==> flow/design.v <==
module ALU (a,b,ctrl,res,R15,res_we,R15_we);
	input signed [15:0] a,b;
	input [3:0] ctrl;
	output reg signed [15:0] res;
	output reg signed [15:0] R15;
	output reg res_we, R15_we;
	always@(*)begin
		res = 16'sd0;
		R15 = 16'sd0;
		res_we = 1'b1;
		R15_we = 1'b0;
		case(ctrl)
			3'b000: begin
						res = a + b;
					end
			3'b001: begin
						res = a - b;
					end
			3'b010: begin
						{R15,res} = a * b;
						R15_we = 1'b1;
					end
			3'b011: begin
						R15_we = 1'b1;
						if (b == 16'sd0) begin
							res = -16'sd1;
							R15 = a;
						end
						else begin
							res = a / b;
							R15 = a % b;
						end
					end
			3'b100: begin
						res = a & b;
					end
			3'b101: begin
						res = a | b;
					end
			default: begin
						res_we = 1'b0;
					end
		endcase
	end
endmodule
module alu16(clk, rst, a, b, ctrl, res, R15);
	input clk, rst;
	input [15:0] a, b;
	input [3:0] ctrl;
	output reg [15:0] res;
	output reg [15:0] R15;
	wire [15:0] alu_res, alu_R15;
	wire res_we, R15_we;
	ALU u_alu(.a(a), .b(b), .ctrl(ctrl), .res(alu_res), .R15(alu_R15), .res_we(res_we), .R15_we(R15_we));
	always @(posedge clk, negedge rst) begin
		if (~rst) begin
			res <= 16'h0000;
			R15 <= 16'h0000;
		end
		else begin
			if (res_we)
				res <= alu_res;
			if (R15_we)
				R15 <= alu_R15;
		end
	end
endmodule
Ticket comment

## Step by step through the tools: alu16

Tool output for the design above before and after an edit, in the order of the flow.
Lines under "original" count in the file above, lines under "edited" in the edited file.
"change": "edited" minus "original" as printed here. "relative change": 100 x difference / "original".
Operators: Yosys type, input widths -> output width; for muxes data width and select width s.
Library cell names are shortened.
Not given: --

| inputs | value |
|---|---|
| top | alu16 |
| clock port | clk |
| library | sky130hd |
| timing corner | tt_025C_1v80 |

## Edit of the RTL

The edit as a unified diff against the file above.
A script made this edit. It changes what the design does and was not meant as an optimisation.

```diff
@@ -53,10 +53,6 @@
 	wire res_we, R15_we;
 	ALU u_alu(.a(a), .b(b), .ctrl(ctrl), .res(alu_res), .R15(alu_R15), .res_we(res_we), .R15_we(R15_we));
-	always @(posedge clk, negedge rst) begin
-		if (~rst) begin
-			res <= 16'h0000;
-			R15 <= 16'h0000;
-		end
-		else begin
+	always @(posedge clk) begin
+		begin
 			if (res_we)
 				res <= alu_res;
```

## Word-level counts

Yosys after proc, flatten, opt, wreduce and memory -nomap, before mapping. Enables and synchronous resets that opt folds into registers are not counted as muxes. Memory bits, and registers merged into a memory's read port (data or address), are not among the register bits. Print and check cells are not counted. Equal cells are merged and count once.

Word-level totals:

| what | original | edited | change | relative change (%) |
|---|---|---|---|---|
| register bits | 32 | 32 | 0 | 0.00 |
| bits of input ports | 38 | 38 | 0 | 0.00 |
| output and inout bits | 32 | 32 | 0 | 0.00 |

Operators by class:

| what | original | edited | change | relative change (%) |
|---|---|---|---|---|
| add/sub/neg operators | 2 | 2 | 0 | 0.00 |
| multiply operators | 1 | 1 | 0 | 0.00 |
| div/mod/pow operators | 2 | 2 | 0 | 0.00 |
| equal/unequal tests | 5 | 5 | 0 | 0.00 |
| muxes and demuxes | 6 | 6 | 0 | 0.00 |
| bitwise logic cells | 2 | 2 | 0 | 0.00 |
| reductions and logical operators | 4 | 4 | 0 | 0.00 |

Unchanged operator kinds not shown: 18.

## Longest topological paths

Yosys ltp: most cells in a row. Word level: on the elaborated netlist, between registers, memories and ports. Mapped: between sequential cells and ports; inverters and the memories' decode and read muxes count.

Depth:

| what | original | edited | change | relative change (%) |
|---|---|---|---|---|
| word-level depth | 3 | 3 | 0 | 0.00 |
| ABC_AREA | 0 | 0 | -- | -- |
| depth in mapped cells | 160 | 162 | +2 | +1.25 |
| depth with buffers taken out | 146 | 145 | -1 | -0.68 |

## Synthesis result

The flow's flattened synthesis, as Yosys stat reports it; memories are mapped. The netlist is that of the ABC_AREA named above (0 if unset); the other value can give another one.

Cells by type:

| cell | original | edited | change | relative change (%) |
|---|---|---|---|---|
| nor2_1 | 234 | 191 | -43 | -18.38 |
| dfrtp_1 | 32 | 0 | -32 | -100.00 |
| edfxtp_1 | 0 | 32 | +32 | -- |
| a21o_1 | 36 | 57 | +21 | +58.33 |
| o21ai_0 | 150 | 130 | -20 | -13.33 |
| or2_2 | 29 | 13 | -16 | -55.17 |
| nand4_1 | 26 | 12 | -14 | -53.85 |
| nor3_1 | 52 | 63 | +11 | +21.15 |
| and3_1 | 9 | 20 | +11 | +122.22 |
| clkbuf_1 | 97 | 107 | +10 | +10.31 |
| xnor2_1 | 108 | 99 | -9 | -8.33 |
| nand3_1 | 42 | 51 | +9 | +21.43 |
| a21boi_0 | 22 | 13 | -9 | -40.91 |
| mux2_2 | 18 | 9 | -9 | -50.00 |
| buf_2 | 11 | 3 | -8 | -72.73 |
| nand3b_1 | 10 | 2 | -8 | -80.00 |
| o22ai_1 | 8 | 15 | +7 | +87.50 |
| or4_1 | 6 | 13 | +7 | +116.67 |

Unchanged cell types not shown: 16.
The list need not be complete.

Mapped netlist:

| what | original | edited | change | relative change (%) |
|---|---|---|---|---|
| standard cells after synthesis | 2892 | 2849 | -43 | -1.49 |
| mapped area (sq um) | 22454.0 | 22321.4 | -132.6 | -0.59 |
| sequential area (sq um) | 800.8 | 960.9 | +160.1 | +19.99 |
| flip-flops | 32 | 32 | 0 | 0.00 |
| buffers | 127 | 129 | +2 | +1.57 |

The figures by module come from a second, unflattened synthesis with its own total; it is not the netlist above.

Unflattened totals:

| what | original | edited | change | relative change (%) |
|---|---|---|---|---|
| cell total of the unflattened synthesis | 2883 | 2847 | -36 | -1.25 |
| area total of the unflattened synthesis (sq um) | 22749.3 | 22411.5 | -337.8 | -1.48 |

Rows give one instance, submodules left out.

Modules, original:

| module | instances | cells | area (sq um) |
|---|---|---|---|
| ALU | 1 | 2815 | 21450.6 |
| alu16 | 1 | 68 | 1298.7 |

Modules, edited:

| module | instances | cells | area (sq um) |
|---|---|---|---|
| ALU | 1 | 2815 | 21450.6 |
| alu16 | 1 | 32 | 960.9 |

## Path before layout

Source: OpenSTA report_checks on the synthesized netlist (no wires, ideal clock, input and output delay 20% of the period each), path of least setup slack; recovery checks are left aside. Register names are those of the netlist, which keeps one name where synthesis merged equal registers.

Timing after synthesis:

| what | original | edited | change | relative change (%) |
|---|---|---|---|---|
| path kind | in2reg | in2reg | -- | -- |
| from | input b[0] | input b[0] | -- | -- |
| to | register R15[14] | register R15[8] | -- | -- |
| clock period (ns) | 40.0 | 40.0 | 0.0 | 0.00 |
| external input delay (ns) | 8.000 | 8.000 | 0.000 | 0.00 |
| launch time at the first pin (ns) | 8.000 | 8.000 | 0.000 | 0.00 |
| data arrival time (ns) | 40.003 | 40.215 | +0.212 | +0.53 |
| path slack (ns) | -0.136 | -0.485 | -0.349 | -- |
| path delay (ns) | 32.136 | 32.485 | +0.349 | +1.09 |
| stages on the path | 148 | 152 | +4 | +2.70 |
| path buffers | 15 | 21 | +6 | +40.00 |
| synthesis period reached (ns) | 40.136 | 40.485 | +0.349 | +0.87 |

"path delay" is the arrival time less input delay plus setup time.
"stages on the path" counts driving pins, that of a launching flip-flop among them; a cell with two outputs on the path counts twice.
"synthesis period reached" = period - worst setup slack (recovery checks aside). The figure is calculated, with input and output delays left at 20% of the set period.
Between the ends stands the longest chain of elaborated cells between them, by number of cells; it is not shown to be the way that was timed. Of several equally long chains one is given.
Each line given opens the expression or statement behind the cell; cells for indexed reads and writes are added by Yosys, which also makes memories of some case tables.

| on the way, after synthesis, original | value |
|---|---|
| cell sequence | clkbuf_1 > clkbuf_1 > inv_1 > ha_1 > nor4b_4 > a41oi_2 > mux2i_4 > a2111oi_4 > buf_2 > nand2_1 > or2_2 > nand2_1 > o21ai_0 > ha_1 > o21a_1 > nor2_1 > or2_2 > nor4_4 > [... 112 more ...] > ha_1 > and2_1 > a31oi_1 > a311oi_1 > o21ai_0 > a21oi_1 > clkbuf_1 > clkbuf_1 > nor2_1 > a21oi_1 > ha_1 > nor3b_1 > nor4b_2 > nand3_1 > or3_1 > nor3_2 > mux2i_1 > o31ai_2 |
| cells in the longest elaborated chain | 3 |

RTL lines, path after synthesis, original:

| what | RTL line | RTL |
|---|---|---|
| start: declaration | 48 | `input [15:0] a, b;` |
| $mod 16x16->16 | 31 | `R15 = a % b;` |
| $mux 16 | 25 | `if (b == 16'sd0) begin` |
| $pmux 16 s2 | 12 | `case(ctrl)` |
| end: assignment | 58 | `R15 <= 16'h0000;` |
| end: assignment | 64 | `R15 <= alu_R15;` |
| end: declaration | 51 | `output reg [15:0] R15;` |

| on the way, after synthesis, edited | value |
|---|---|
| cell sequence | clkbuf_1 > clkbuf_1 > inv_1 > ha_1 > or3b_1 > clkbuf_1 > o41ai_2 > xor2_2 > o2111a_1 > buf_4 > nand2_1 > clkbuf_1 > nor3_1 > nand2b_1 > nand2_1 > o21ai_0 > ha_1 > o21a_1 > [... 116 more ...] > a21o_1 > ha_1 > and4_1 > o21a_1 > o31ai_1 > a21o_1 > a21oi_1 > clkbuf_1 > clkbuf_1 > nor2_1 > a21oi_1 > ha_1 > nand2_1 > o41ai_2 > xnor2_1 > nor2_1 > a21oi_1 > a21oi_1 |
| cells in the longest elaborated chain | 3 |

RTL lines, path after synthesis, edited:

| what | RTL line | RTL |
|---|---|---|
| start: declaration | 48 | `input [15:0] a, b;` |
| $mod 16x16->16 | 31 | `R15 = a % b;` |
| $mux 16 | 25 | `if (b == 16'sd0) begin` |
| $pmux 16 s2 | 12 | `case(ctrl)` |
| end: assignment | 60 | `R15 <= alu_R15;` |
| end: declaration | 51 | `output reg [15:0] R15;` |

## Timing after layout

From the final timing report of the runs of set A: the path of least setup slack in the routed layout; clock arrival at registers is part of the times.

Timing after layout:

| what | original | edited | change | relative change (%) |
|---|---|---|---|---|
| path kind | in2reg | in2reg | -- | -- |
| from | input b[10] | input a[3] | -- | -- |
| to | register R15[14] | register R15[12] | -- | -- |
| clock period (ns) | 40.0 | 40.0 | 0.0 | 0.00 |
| external input delay (ns) | 8.00 | 8.00 | 0.00 | 0.00 |
| launch time at the first pin (ns) | 8.00 | 8.00 | 0.00 | 0.00 |
| data arrival time (ns) | 38.34 | 38.08 | -0.26 | -0.68 |
| path slack (ns) | 1.82 | 2.03 | +0.21 | -- |
| stages on the path | 143 | 145 | +2 | +1.40 |
| path buffers | 13 | 17 | +4 | +30.77 |

Between the ends stands the longest chain of elaborated cells between them, by number of cells; it is not shown to be the way that was timed. Of several equally long chains one is given.

| on the way, after layout, original | value |
|---|---|
| cell sequence | clkdlybuf4s50_1 > buf_4 > nor4_2 > a41oi_4 > mux2i_4 > a2111oi_4 > nand2_1 > or2_2 > nand2_1 > o21ai_0 > ha_1 > o21a_1 > nor2_1 > or2_2 > nor4_4 > buf_4 > mux2_2 > ha_1 > [... 107 more ...] > nand2_1 > a21oi_2 > ha_4 > and2_1 > a31oi_2 > nand2_1 > o21ai_2 > a21oi_4 > buf_12 > a311oi_2 > a21oi_1 > a311o_2 > nor4b_4 > nand3_1 > or3_4 > nor3_4 > mux2i_2 > o31ai_2 |
| cells in the longest elaborated chain | 3 |

RTL lines, path after layout, original:

| what | RTL line | RTL |
|---|---|---|
| start: declaration | 48 | `input [15:0] a, b;` |
| $mod 16x16->16 | 31 | `R15 = a % b;` |
| $mux 16 | 25 | `if (b == 16'sd0) begin` |
| $pmux 16 s2 | 12 | `case(ctrl)` |
| end: assignment | 58 | `R15 <= 16'h0000;` |
| end: assignment | 64 | `R15 <= alu_R15;` |
| end: declaration | 51 | `output reg [15:0] R15;` |

| on the way, after layout, edited | value |
|---|---|
| cell sequence | clkdlybuf4s50_1 > or4_4 > or4_4 > nor4_4 > ha_1 > o21ai_1 > nand2b_1 > o21ai_0 > ha_1 > o21a_1 > nor2_2 > nor3_2 > buf_4 > a31oi_2 > ha_1 > o21a_1 > o21a_1 > o21ai_1 > [... 109 more ...] > o311a_1 > o31ai_2 > ha_1 > nand2_1 > nor2_1 > a31oi_1 > nor3b_2 > a21oi_4 > buf_4 > buf_4 > a311oi_2 > a221o_1 > and2_1 > o211ai_2 > o41ai_2 > xnor2_1 > mux2i_1 > a211oi_1 |
| cells in the longest elaborated chain | 3 |

RTL lines, path after layout, edited:

| what | RTL line | RTL |
|---|---|---|
| start: declaration | 48 | `input [15:0] a, b;` |
| $mod 16x16->16 | 31 | `R15 = a % b;` |
| $mux 16 | 25 | `if (b == 16'sd0) begin` |
| $pmux 16 s2 | 12 | `case(ctrl)` |
| end: assignment | 60 | `R15 <= alu_R15;` |
| end: declaration | 51 | `output reg [15:0] R15;` |

## Layout results

Runs of the flow (Yosys, OpenROAD) on both versions; the two runs of a pair have the same settings. The constraints put input and output delay at 20% of the set period each and load the outputs with 0.01 pF.

| flow settings, set A | value |
|---|---|
| CORE_UTILIZATION | 40 |
| SETUP_SLACK_MARGIN | 1.0 |
| period_ns | 40.0 |
| CAP_MARGIN | 20 |
| CORE_MARGIN | 2 |
| SLEW_MARGIN | 20 |

Measured results, set A:

| what | original | edited | change | relative change (%) |
|---|---|---|---|---|
| mapped cell area after synthesis (sq um) | 22454.0 | 22321.4 | -132.6 | -0.59 |
| area inside the die boundary (sq um) | 58047.3 | 57708.1 | -339.2 | -0.58 |
| final design utilization (%) | 48.5 | 47.6 | -0.9 | -- |
| smallest setup slack (ns) | 1.823 | 2.029 | +0.206 | -- |
| total negative setup slack (ns) | 0.000 | 0.000 | 0.000 | -- |
| final worst hold slack (ns) | 0.498 | 8.410 | +7.912 | -- |
| overall power (mW) | 2.450 | 2.439 | -0.011 | -0.45 |
| reached clock period (ns) | 38.177 | 37.971 | -0.206 | -0.54 |

| flow settings, set B | value |
|---|---|
| CELL_PAD_IN_SITES_DETAIL_PLACEMENT | 2 |
| CELL_PAD_IN_SITES_GLOBAL_PLACEMENT | 3 |
| CORE_MARGIN | 3 |
| CORE_UTILIZATION | 31 |
| CTS_CLUSTER_DIAMETER | 359 |
| GPL_ROUTABILITY_DRIVEN | 0 |
| MAX_ROUTING_LAYER | met4 |
| MIN_ROUTING_LAYER | met1 |
| PLACE_DENSITY | 0.76 |
| TNS_END_PERCENT | 50 |
| period_ns | 31.6 |
| CAP_MARGIN | 20 |
| SLEW_MARGIN | 20 |

Measured results, set B:

| what | original | edited |
|---|---|---|
| mapped cell area after synthesis (sq um) | 22454.0 | -- |
| area inside the die boundary (sq um) | 75696.5 | -- |
| final design utilization (%) | 48.0 | -- |
| smallest setup slack (ns) | -12.925 | -- |
| total negative setup slack (ns) | -371.988 | -- |
| final worst hold slack (ns) | 0.621 | -- |
| overall power (mW) | 4.593 | -- |
| reached clock period (ns) | 44.525 | -- |

set B, edited: no final report: routing broke off with ODB-0269.
"reached clock period": clock period set for the run, less the worst setup slack. It is reckoned from that one timing run; input and output delays stay at 20% of the period that was set.
"overall power" rests on the timing tool's default activity at the inputs, not on a simulated workload.
